==> flow/design.v <==
module axi_stream_insert_header #(
    parameter DATA_WD = 32,
    parameter DATA_BYTE_WD = DATA_WD / 8,
    parameter BYTE_CNT_WD = $clog2(DATA_BYTE_WD)
) (
    input clk,
    input rst_n,
    input valid_in,
    input [DATA_WD-1 : 0] data_in,
    input [DATA_BYTE_WD-1 : 0] keep_in,
    input last_in,
    output ready_in,
    output valid_out,
    output [DATA_WD-1 : 0] data_out,
    output [DATA_BYTE_WD-1 : 0] keep_out,
    output last_out,
    input ready_out,
    input valid_insert,
    input [DATA_WD-1 : 0] header_insert,
    input [DATA_BYTE_WD-1 : 0] keep_insert,
    input [BYTE_CNT_WD : 0] byte_insert_cnt,
    output ready_insert
);
function [BYTE_CNT_WD:0]count_1;
    input [DATA_BYTE_WD-1:0] data_in;
    reg [BYTE_CNT_WD:0]cnt,n;
begin
    cnt=0;
    for (n=0;n<DATA_BYTE_WD; n=n+1) begin
        if(data_in[n])
            cnt = cnt+1'b1; 
            count_1 =cnt;
    end
end
endfunction
localparam IDEL = 4'b0001;
localparam HAEDER_INSERT = 4'b0010;
localparam WAIT = 4'b0100;
localparam IN_OUT = 4'b1000;
reg [3:0] current_state;
reg [3:0] next_state;
reg [BYTE_CNT_WD : 0] byte_insert_cnt_temp;
reg [DATA_BYTE_WD-1 : 0] keep_insert_temp;
reg [DATA_WD-1:0] mem [0:4];
reg [1:0] addr_in;
reg [1:0] addr_out;
reg[4:0] cnt_temp;
reg [DATA_BYTE_WD-1 : 0] keepin_last;
wire [BYTE_CNT_WD:0] keepin_last_count;
wire [4:0] out_cnt ;
reg [2*DATA_WD-1 : 0] data_out_reg;
reg [2*DATA_BYTE_WD-1 : 0] keep_out_reg;
reg last_out_reg;
reg [4:0]cnt_out_temp;
    assign keepin_last_count = count_1(keepin_last); 
    assign ready_in = (current_state == HAEDER_INSERT || current_state==IN_OUT)?1'b1:1'b0;
    assign ready_insert = (current_state == IDEL)?1'b1:1'b0;
    assign valid_out = (current_state == IN_OUT)?1'b1:1'b0;
    assign out_cnt = (keepin_last_count+byte_insert_cnt_temp>DATA_BYTE_WD)?cnt_temp+1'b1:cnt_temp; 
    always @(posedge clk or negedge rst_n) begin
        if(!rst_n)begin
            current_state <= IDEL;
        end else begin
            current_state <= next_state;
        end
    end
    always @(*) begin
        next_state = IDEL;
        case (current_state)
            IDEL:begin
                if(valid_insert && ready_insert) 
                    next_state = HAEDER_INSERT;
                else 
                    next_state = IDEL;     
            end
            HAEDER_INSERT:begin
                if(ready_out && addr_in == 2'd3) 
                    next_state = IN_OUT;
                else if(addr_in == 2'd3)
                    next_state = WAIT; 
                else
                    next_state = HAEDER_INSERT;     
            end
            WAIT:begin
                if(valid_in && ready_out) 
                    next_state = IN_OUT;
                else 
                    next_state = WAIT;     
            end
            IN_OUT:begin
                if(last_out) 
                    next_state = IDEL;
                else 
                    next_state = IN_OUT;     
            end
            default: next_state = IDEL;
        endcase    
    end
    always @(posedge clk or negedge rst_n) begin
        if(!rst_n)begin
            byte_insert_cnt_temp <= 'b0;
            keep_insert_temp <= 'b0;
        end else if(valid_insert && ready_insert) begin
            byte_insert_cnt_temp <= byte_insert_cnt; 
            keep_insert_temp <= keep_insert;
        end else begin
            byte_insert_cnt_temp <= byte_insert_cnt_temp;
            keep_insert_temp <= keep_insert_temp;
        end
    end
    integer k;
    always @(posedge clk or negedge rst_n) begin
        if(!rst_n)begin
            addr_in <= 2'd0;
            cnt_temp <= 5'b0;
            keepin_last <= 'b0; 
            for(k=0;k<=4;k=k+1) 
               mem[k] <= 32'b0;        
        end else if(valid_insert && ready_insert && addr_in==2'd0) begin 
            addr_in <= addr_in + 1'b1;
            mem[addr_in] <= header_insert;
            cnt_temp <= 5'b0;
            keepin_last <= 'b0;
        end else if (valid_in && ready_in && last_in) begin 
            addr_in <= addr_in + 1'b1;
            mem[addr_in] <= data_in;
            cnt_temp <= cnt_temp + 1'b1;
            keepin_last <= keep_in;
        end else if (valid_in && ready_in) begin 
            addr_in <= addr_in + 1'b1;
            mem[addr_in] <= data_in;
            cnt_temp <= cnt_temp + 1'b1;
            keepin_last <= keepin_last;
        end else begin
            addr_in <= addr_in;
            cnt_temp <= cnt_temp;
            keepin_last <= keepin_last;
        end
    end
    always @(posedge clk or negedge rst_n) begin
        if(!rst_n)begin
            data_out_reg <= 'b0;
            keep_out_reg <= 'b0;
            last_out_reg <= 1'b0;
            addr_out <= 'b0;
            cnt_out_temp <= 'b0;
        end else if((current_state==HAEDER_INSERT || current_state==WAIT) && next_state == IN_OUT) begin 
            data_out_reg <= {mem[addr_out],mem[addr_out+1]} << (DATA_BYTE_WD - byte_insert_cnt)*8;
            keep_out_reg <= {DATA_BYTE_WD{1'b1}};
            last_out_reg <= 1'b0;
            addr_out <= addr_out + 1'b1;
            cnt_out_temp <= cnt_out_temp+1'b1;
        end else if (valid_out && ready_out) begin
            data_out_reg <= {mem[addr_out],mem[addr_out+1]} << (DATA_BYTE_WD - byte_insert_cnt)*8; 
            addr_out <= addr_out + 1'b1;
            cnt_out_temp <= cnt_out_temp+1'b1;
            if (cnt_out_temp == out_cnt-1'b1) begin
            last_out_reg <= 1'b1;
            keep_out_reg <= {keep_insert_temp,keepin_last} << (DATA_BYTE_WD - byte_insert_cnt);            
            end else begin                                                                                                                                           
            last_out_reg <= 1'b0;
            keep_out_reg <= {DATA_BYTE_WD{1'b1}};               
            end
        end else begin
            data_out_reg <= data_out_reg;
            keep_out_reg <= keep_out_reg;
            last_out_reg <= 1'b0;
            addr_out <= 'b0;
            cnt_out_temp <= 'b0;
        end
    end
    assign data_out = data_out_reg[2*DATA_WD-1:DATA_WD];
    assign keep_out = (out_cnt == cnt_temp)?keep_out_reg[2*DATA_BYTE_WD-1:DATA_BYTE_WD]:keep_out_reg[DATA_BYTE_WD-1:0];
    assign last_out = last_out_reg;
endmodule
==> reports on axi_stream_insert_header <==
**Reports on axi_stream_insert_header**

Module axi_stream_insert_header before and after one edit of its RTL, step after step.
Lines under "unedited" count in the file above, lines under "edited" in the edited file.
"change": "edited" minus "unedited" as printed here. "relative change": 100 x difference / "unedited".
Operators: Yosys type, input widths -> output width; for muxes data width and select width s.
Library cell names are shortened.
Not given: -

- Top module: axi_stream_insert_header
- Clock input: clk
- Cell library: sky130hd
- Library corner: tt_025C_1v80

**Edit of the RTL**

Unified diff, file above to edited file.
A script made this edit. It changes what the design does and was not meant as an optimisation.

```diff
@@ -1,4 +1,4 @@
 module axi_stream_insert_header #(
-    parameter DATA_WD = 32,
+    parameter DATA_WD = 64,
     parameter DATA_BYTE_WD = DATA_WD / 8,
     parameter BYTE_CNT_WD = $clog2(DATA_BYTE_WD)
```

**Elaborated design**

Counts by Yosys on the flattened word-level netlist (proc, flatten, opt, wreduce). Print and check cells are left out.

Storage and ports:

| what | unedited | edited | change | relative change (%) |
|---|---|---|---|---|
| flip-flop bits (word level) | 230 | 439 | +209 | +90.87 |
| input port bits | 81 | 154 | +73 | +90.12 |
| output and inout port bits | 40 | 76 | +36 | +90.00 |
| cells after elaboration | 134 | 142 | +8 | +5.97 |

Operators by class:

| what | unedited | edited | change | relative change (%) |
|---|---|---|---|---|
| add/sub/neg operators | 11 | 15 | +4 | +36.36 |
| $lt $le $gt $ge | 1 | 1 | 0 | 0.00 |
| equality and inequality tests | 21 | 21 | 0 | 0.00 |
| shift operators | 3 | 3 | 0 | 0.00 |
| multiplexer cells | 63 | 67 | +4 | +6.35 |
| reductions and logical operators | 20 | 20 | 0 | 0.00 |

Operator list:

| cell | unedited | edited | change | relative change (%) |
|---|---|---|---|---|
| $mux 32 | 26 | 0 | -26 | -100.00 |
| $mux 64 | 2 | 26 | +24 | +1200.00 |
| $add 4x1->4 const B | 0 | 7 | +7 | - |
| $mux 4 | 6 | 10 | +4 | +66.67 |
| $mux 3 | 4 | 1 | -3 | -75.00 |
| $add 3x1->3 const B | 3 | 0 | -3 | -100.00 |
| $mux 16 | 0 | 3 | +3 | - |
| $shl 64x32->64 | 2 | 0 | -2 | -100.00 |
| $mux 128 | 0 | 2 | +2 | - |
| $shl 128x32->128 | 0 | 2 | +2 | - |
| $add 3x3->4 | 1 | 0 | -1 | -100.00 |
| $gt 4x3->1 const B | 1 | 0 | -1 | -100.00 |
| $pmux 32 s4 | 1 | 0 | -1 | -100.00 |
| $pmux 32 s5 | 1 | 0 | -1 | -100.00 |
| $shl 8x32->8 | 1 | 0 | -1 | -100.00 |
| $sub 3x3->4 const A | 1 | 0 | -1 | -100.00 |
| $add 4x4->5 | 0 | 1 | +1 | - |
| $gt 5x4->1 const B | 0 | 1 | +1 | - |
| $pmux 64 s4 | 0 | 1 | +1 | - |
| $pmux 64 s5 | 0 | 1 | +1 | - |
| $shl 16x32->16 | 0 | 1 | +1 | - |
| $sub 4x4->5 const A | 0 | 1 | +1 | - |
| $logic_and 1x1->1 | 8 | 8 | 0 | 0.00 |
| $mux 1 | 7 | 7 | 0 | 0.00 |
| $mux 2 | 6 | 6 | 0 | 0.00 |
| $mux 5 | 6 | 6 | 0 | 0.00 |
| $eq 2x2->1 const B | 4 | 4 | 0 | 0.00 |
| $ne 2x1->1 const B | 4 | 4 | 0 | 0.00 |

The list need not be complete.

**Depth**

Longest topological path by Yosys (ltp), each cell counted once; first at word level (registers and memories cut), then after technology mapping (sequential cells cut; the memories' decode and read muxes count).

Depth:

| what | unedited | edited | change | relative change (%) |
|---|---|---|---|---|
| word-level depth | 15 | 23 | +8 | +53.33 |
| ABC_AREA | 0 | 0 | - | - |
| gate-level depth with buffers | 14 | 28 | +14 | +100.00 |
| mapped depth without buffers | 13 | 26 | +13 | +100.00 |

**Synthesis result**

Yosys stat after the flow's synthesis: flattened, memories mapped to cells. It holds for the ABC_AREA given above (unset counts as 0); a run with the other value may have another netlist.

Mapped netlist:

| what | unedited | edited | change | relative change (%) |
|---|---|---|---|---|
| standard cells after synthesis | 1276 | 2563 | +1287 | +100.86 |
| cell area after synthesis (sq um) | 11400.9 | 22534.1 | +11133.2 | +97.65 |
| sequential area (sq um) | 4956.0 | 9385.3 | +4429.3 | +89.37 |
| flip-flop cells | 198 | 375 | +177 | +89.39 |
| buffers | 105 | 236 | +131 | +124.76 |

Cell types:

| cell type | unedited | edited | change | relative change (%) |
|---|---|---|---|---|
| nand2_1 | 232 | 488 | +256 | +110.34 |
| o21ai_0 | 188 | 371 | +183 | +97.34 |
| dfrtp_1 | 197 | 374 | +177 | +89.85 |
| mux2i_1 | 63 | 139 | +76 | +120.63 |
| clkbuf_1 | 82 | 147 | +65 | +79.27 |
| a222oi_1 | 67 | 128 | +61 | +91.04 |
| nor2_1 | 53 | 104 | +51 | +96.23 |
| a21oi_1 | 58 | 108 | +50 | +86.21 |
| buf_2 | 11 | 50 | +39 | +354.55 |
| o211ai_1 | 4 | 42 | +38 | +950.00 |
| o22ai_1 | 4 | 34 | +30 | +750.00 |
| nor2b_1 | 9 | 38 | +29 | +322.22 |
| buf_1 | 10 | 36 | +26 | +260.00 |
| a211oi_1 | 3 | 27 | +24 | +800.00 |
| o221ai_1 | 3 | 26 | +23 | +766.67 |
| o31ai_1 | 7 | 27 | +20 | +285.71 |
| a21boi_0 | 11 | 30 | +19 | +172.73 |
| o2bb2ai_1 | 0 | 13 | +13 | - |

The list need not be complete.

**Worst setup path after synthesis**

Path of least setup slack by OpenSTA after synthesis, without wires, with an ideal clock, recovery checks aside; 20% of the period is set as input and as output delay. Where synthesis merged equal registers, the netlist keeps one of their names.

Timing after synthesis:

| what | unedited | edited | change | relative change (%) |
|---|---|---|---|---|
| path type | register to output | register to output | - | - |
| start point | register keepin_last[0] | register keepin_last[0] | - | - |
| end point | output port keep_out[0] | output port keep_out[0] | - | - |
| clock period (ns) | 5.5 | 5.5 | 0.0 | 0.00 |
| external output delay (ns) | 1.100 | 1.100 | 0.000 | 0.00 |
| time at the first pin (ns) | 0.000 | 0.000 | 0.000 | - |
| arrival time (ns) | 2.766 | 4.901 | +2.135 | +77.19 |
| data required time (ns) | 4.400 | 4.400 | 0.000 | 0.00 |
| path slack (ns) | 1.634 | -0.501 | -2.135 | - |
| path delay (ns) | 2.766 | 4.901 | +2.135 | +77.19 |
| stages on the path | 12 | 25 | +13 | +108.33 |
| synthesis period reached (ns) | 3.866 | 6.001 | +2.135 | +55.23 |

"path delay" is the arrival time less input delay plus setup time.
At an output port there is no setup time.
"stages on the path" counts driving pins, that of a launching flip-flop among them; a cell with two outputs on the path counts twice.
"synthesis period reached" = period - worst setup slack (recovery checks aside). The figure is calculated, with input and output delays left at 20% of the set period.
Between the ends stands the longest chain of elaborated cells between them, by number of cells; it is not shown to be the way that was timed. Of several equally long chains one is given.
A line is the first line of the expression or statement that the cell stems from. Yosys adds cells for indexed reads and writes and turns some case tables into memories.
At most two assigning lines are given for a register; there are more.

Between the ends, after synthesis, unedited:
- Cells stage by stage: dfrtp_1 > inv_1 > ha_1 > xor2_1 > ha_1 > mux2_2 > inv_1 > fa_1 > xnor2_1 > a21o_1 > nor2_2 > mux2_2
- Length of the longest elaborated chain: 12
- Elaborated cells between the ends (all ways): 12
- RTL lines with such cells: 4

RTL lines, path after synthesis, unedited:

| what | line | RTL |
|---|---|---|
| start: declaration | 48 | `reg [DATA_BYTE_WD-1 : 0] keepin_last;` |
| start: assignment | 128 | `keepin_last <= keep_in;` |
| start: assignment | 133 | `keepin_last <= keepin_last;` |
| $mux 1 | 30 | `if(data_in[n])` |
| $add 3x1->3 | 31 | `cnt = cnt+1'b1;` |
| $mux 3 | 30 |  |
| $add 3x1->3 | 31 |  |
| $mux 3 | 30 |  |
| $add 3x1->3 | 31 |  |
| $mux 3 | 30 |  |
| $add 3x3->4 | 59 | `assign out_cnt = (keepin_last_count+byte_insert_cnt_temp>DATA_BYTE_WD)?cnt_temp+1'b1:cnt_temp;` |
| $gt 4x3->1 | 59 |  |
| $mux 5 | 59 |  |
| $eq 5x5->1 | 173 | `assign keep_out = (out_cnt == cnt_temp)?keep_out_reg[2*DATA_BYTE_WD-1:DATA_BYTE_WD]:keep_out_reg[DATA_BYTE_WD- ...` |
| $mux 4 | 173 |  |
| end: declaration | 15 | `output [DATA_BYTE_WD-1 : 0] keep_out,` |

Between the ends, after synthesis, edited:
- Cells stage by stage: dfrtp_1 > inv_1 > ha_1 > xnor2_1 > inv_1 > ha_1 > xnor2_1 > nand3_1 > o211ai_1 > ha_1 > xnor3_1 > nand3_1 > o31ai_1 > or3_1 > inv_1 > ha_1 > nand2_1 > o21ai_0 > fa_1 > a21o_1 > a21oi_4 > o21a_4 > buf_6 > nand2_1 > nand2_1
- Length of the longest elaborated chain: 20
- Elaborated cells between the ends (all ways): 20
- RTL lines with such cells: 4

RTL lines, path after synthesis, edited:

| what | line | RTL |
|---|---|---|
| start: declaration | 48 | `reg [DATA_BYTE_WD-1 : 0] keepin_last;` |
| start: assignment | 128 | `keepin_last <= keep_in;` |
| start: assignment | 133 | `keepin_last <= keepin_last;` |
| $mux 1 | 30 | `if(data_in[n])` |
| $add 4x1->4 | 31 | `cnt = cnt+1'b1;` |
| $mux 4 | 30 |  |
| $add 4x1->4 | 31 |  |
| $mux 4 | 30 |  |
| $add 4x1->4 | 31 |  |
| $mux 4 | 30 |  |
| [... 6 more ...] | - |  |
| $add 4x1->4 | 31 |  |
| $mux 4 | 30 |  |
| $add 4x4->5 | 59 | `assign out_cnt = (keepin_last_count+byte_insert_cnt_temp>DATA_BYTE_WD)?cnt_temp+1'b1:cnt_temp;` |
| $gt 5x4->1 | 59 |  |
| $mux 5 | 59 |  |
| $eq 5x5->1 | 173 | `assign keep_out = (out_cnt == cnt_temp)?keep_out_reg[2*DATA_BYTE_WD-1:DATA_BYTE_WD]:keep_out_reg[DATA_BYTE_WD- ...` |
| $mux 8 | 173 |  |
| end: declaration | 15 | `output [DATA_BYTE_WD-1 : 0] keep_out,` |

**Path in the finished layout**

From the final timing report of the runs of pair A: the path of least setup slack in the routed layout; clock arrival at registers is part of the times.

Timing post-layout:

| what | unedited | edited | change | relative change (%) |
|---|---|---|---|---|
| path type | register to output | register to output | - | - |
| start point | register keepin_last[1] | register keepin_last[0] | - | - |
| end point | output port keep_out[1] | output port keep_out[5] | - | - |
| clock period (ns) | 5.09 | 5.09 | 0.00 | 0.00 |
| external output delay (ns) | 1.02 | 1.02 | 0.00 | 0.00 |
| time at the first pin (ns) | 0.44 | 0.59 | +0.15 | +34.09 |
| arrival time (ns) | 3.84 | 5.15 | +1.31 | +34.11 |
| data required time (ns) | 4.07 | 4.07 | 0.00 | 0.00 |
| path slack (ns) | 0.23 | -1.08 | -1.31 | - |
| stages on the path | 13 | 28 | +15 | +115.38 |

Between the ends stands the longest chain of elaborated cells between them, by number of cells; it is not shown to be the way that was timed. Of several equally long chains one is given.
At most two assigning lines are given for a register; there are more.

Between the ends, post-layout, unedited:
- Cells stage by stage: dfrtp_1 > inv_1 > ha_1 > xor2_1 > xor2_1 > ha_1 > inv_1 > fa_1 > xnor2_1 > a21o_1 > nor2_4 > mux2_2 > clkdlybuf4s50_1
- Length of the longest elaborated chain: 10
- Elaborated cells between the ends (all ways): 10
- RTL lines with such cells: 4

RTL lines, path post-layout, unedited:

| what | line | RTL |
|---|---|---|
| start: declaration | 48 | `reg [DATA_BYTE_WD-1 : 0] keepin_last;` |
| start: assignment | 128 | `keepin_last <= keep_in;` |
| start: assignment | 133 | `keepin_last <= keepin_last;` |
| $mux 3 | 30 | `if(data_in[n])` |
| $add 3x1->3 | 31 | `cnt = cnt+1'b1;` |
| $mux 3 | 30 |  |
| $add 3x1->3 | 31 |  |
| $mux 3 | 30 |  |
| $add 3x3->4 | 59 | `assign out_cnt = (keepin_last_count+byte_insert_cnt_temp>DATA_BYTE_WD)?cnt_temp+1'b1:cnt_temp;` |
| $gt 4x3->1 | 59 |  |
| $mux 5 | 59 |  |
| $eq 5x5->1 | 173 | `assign keep_out = (out_cnt == cnt_temp)?keep_out_reg[2*DATA_BYTE_WD-1:DATA_BYTE_WD]:keep_out_reg[DATA_BYTE_WD- ...` |
| $mux 4 | 173 |  |
| end: declaration | 15 | `output [DATA_BYTE_WD-1 : 0] keep_out,` |

Between the ends, post-layout, edited:
- Cells stage by stage: dfrtp_2 > buf_4 > ha_1 > nand2b_1 > nand2_2 > ha_4 > xnor2_2 > nand3_1 > o211ai_1 > ha_1 > xnor3_1 > nand3_1 > o31ai_1 > or3_1 > inv_2 > ha_4 > nand2_4 > xnor2_2 > xnor2_1 > ha_2 > xnor2_2 > o2bb2ai_4 > buf_6 > o21a_4 > buf_8 > nand2_4 > nand2_4 > buf_6
- Length of the longest elaborated chain: 20
- Elaborated cells between the ends (all ways): 20
- RTL lines with such cells: 4

RTL lines, path post-layout, edited:

| what | line | RTL |
|---|---|---|
| start: declaration | 48 | `reg [DATA_BYTE_WD-1 : 0] keepin_last;` |
| start: assignment | 128 | `keepin_last <= keep_in;` |
| start: assignment | 133 | `keepin_last <= keepin_last;` |
| $mux 1 | 30 | `if(data_in[n])` |
| $add 4x1->4 | 31 | `cnt = cnt+1'b1;` |
| $mux 4 | 30 |  |
| $add 4x1->4 | 31 |  |
| $mux 4 | 30 |  |
| $add 4x1->4 | 31 |  |
| $mux 4 | 30 |  |
| [... 6 more ...] | - |  |
| $add 4x1->4 | 31 |  |
| $mux 4 | 30 |  |
| $add 4x4->5 | 59 | `assign out_cnt = (keepin_last_count+byte_insert_cnt_temp>DATA_BYTE_WD)?cnt_temp+1'b1:cnt_temp;` |
| $gt 5x4->1 | 59 |  |
| $mux 5 | 59 |  |
| $eq 5x5->1 | 173 | `assign keep_out = (out_cnt == cnt_temp)?keep_out_reg[2*DATA_BYTE_WD-1:DATA_BYTE_WD]:keep_out_reg[DATA_BYTE_WD- ...` |
| $mux 8 | 173 |  |
| end: declaration | 15 | `output [DATA_BYTE_WD-1 : 0] keep_out,` |

**Layout results**

Both versions went through the flow (Yosys, OpenROAD) with the same settings in each pair. Constraints: input delay and output delay 20% of the set period each, output load 0.01 pF.

Flow settings, pair A:
- CORE_UTILIZATION: 40
- PLACE_DENSITY: 0.6
- period_ns: 5.09
- CAP_MARGIN: 20
- CORE_MARGIN: 2
- SLEW_MARGIN: 20

Measured results, pair A:

| what | unedited | edited | change | relative change (%) |
|---|---|---|---|---|
| chip area after synthesis (Yosys) (sq um) | 11400.9 | 22534.1 | +11133.2 | +97.65 |
| total die area (sq um) | 29868.5 | 58249.8 | +28381.3 | +95.02 |
| standard-cell area after routing (sq um) | 13588.0 | 28182.0 | +14594.0 | +107.40 |
| utilization of the finished layout (%) | 48.6 | 50.9 | +2.3 | - |
| worst setup slack after layout (ns) | 0.233 | -1.082 | -1.315 | - |
| total negative slack on setup checks (ns) | 0.000 | -23.521 | -23.521 | - |
| reached clock period (ns) | 4.857 | 6.172 | +1.315 | +27.07 |

Flow settings, pair B:
- CORE_ASPECT_RATIO: 1.02
- CORE_MARGIN: 9
- CORE_UTILIZATION: 50
- CTS_CLUSTER_SIZE: 40
- HOLD_SLACK_MARGIN: 0.04
- PLACE_DENSITY_LB_ADDON: 0.21
- period_ns: 8.94
- CAP_MARGIN: 20
- SLEW_MARGIN: 20

Measured results, pair B:

| what | unedited | edited | change | relative change (%) |
|---|---|---|---|---|
| chip area after synthesis (Yosys) (sq um) | 11400.9 | 22534.1 | +11133.2 | +97.65 |
| total die area (sq um) | 28562.1 | 53034.8 | +24472.7 | +85.68 |
| standard-cell area after routing (sq um) | 13349.1 | 26434.1 | +13085.0 | +98.02 |
| utilization of the finished layout (%) | 59.9 | 59.4 | -0.5 | - |
| worst setup slack after layout (ns) | 3.059 | 0.502 | -2.557 | - |
| total negative slack on setup checks (ns) | 0.000 | 0.000 | 0.000 | - |
| smallest hold slack (ns) | 0.478 | 0.474 | -0.004 | - |
| power consumption (mW) | 5.212 | 13.032 | +7.820 | +150.04 |
| reached clock period (ns) | 5.881 | 8.438 | +2.557 | +43.48 |

By "reached clock period" is meant the clock period of the run minus its worst setup slack. This is arithmetic on one report: input and output delays are still those of the set period (20% each).
By "power consumption" is meant OpenSTA's value without simulated activity: inputs other than the clock are taken to toggle once in ten clock periods, and the tool carries that through the logic.
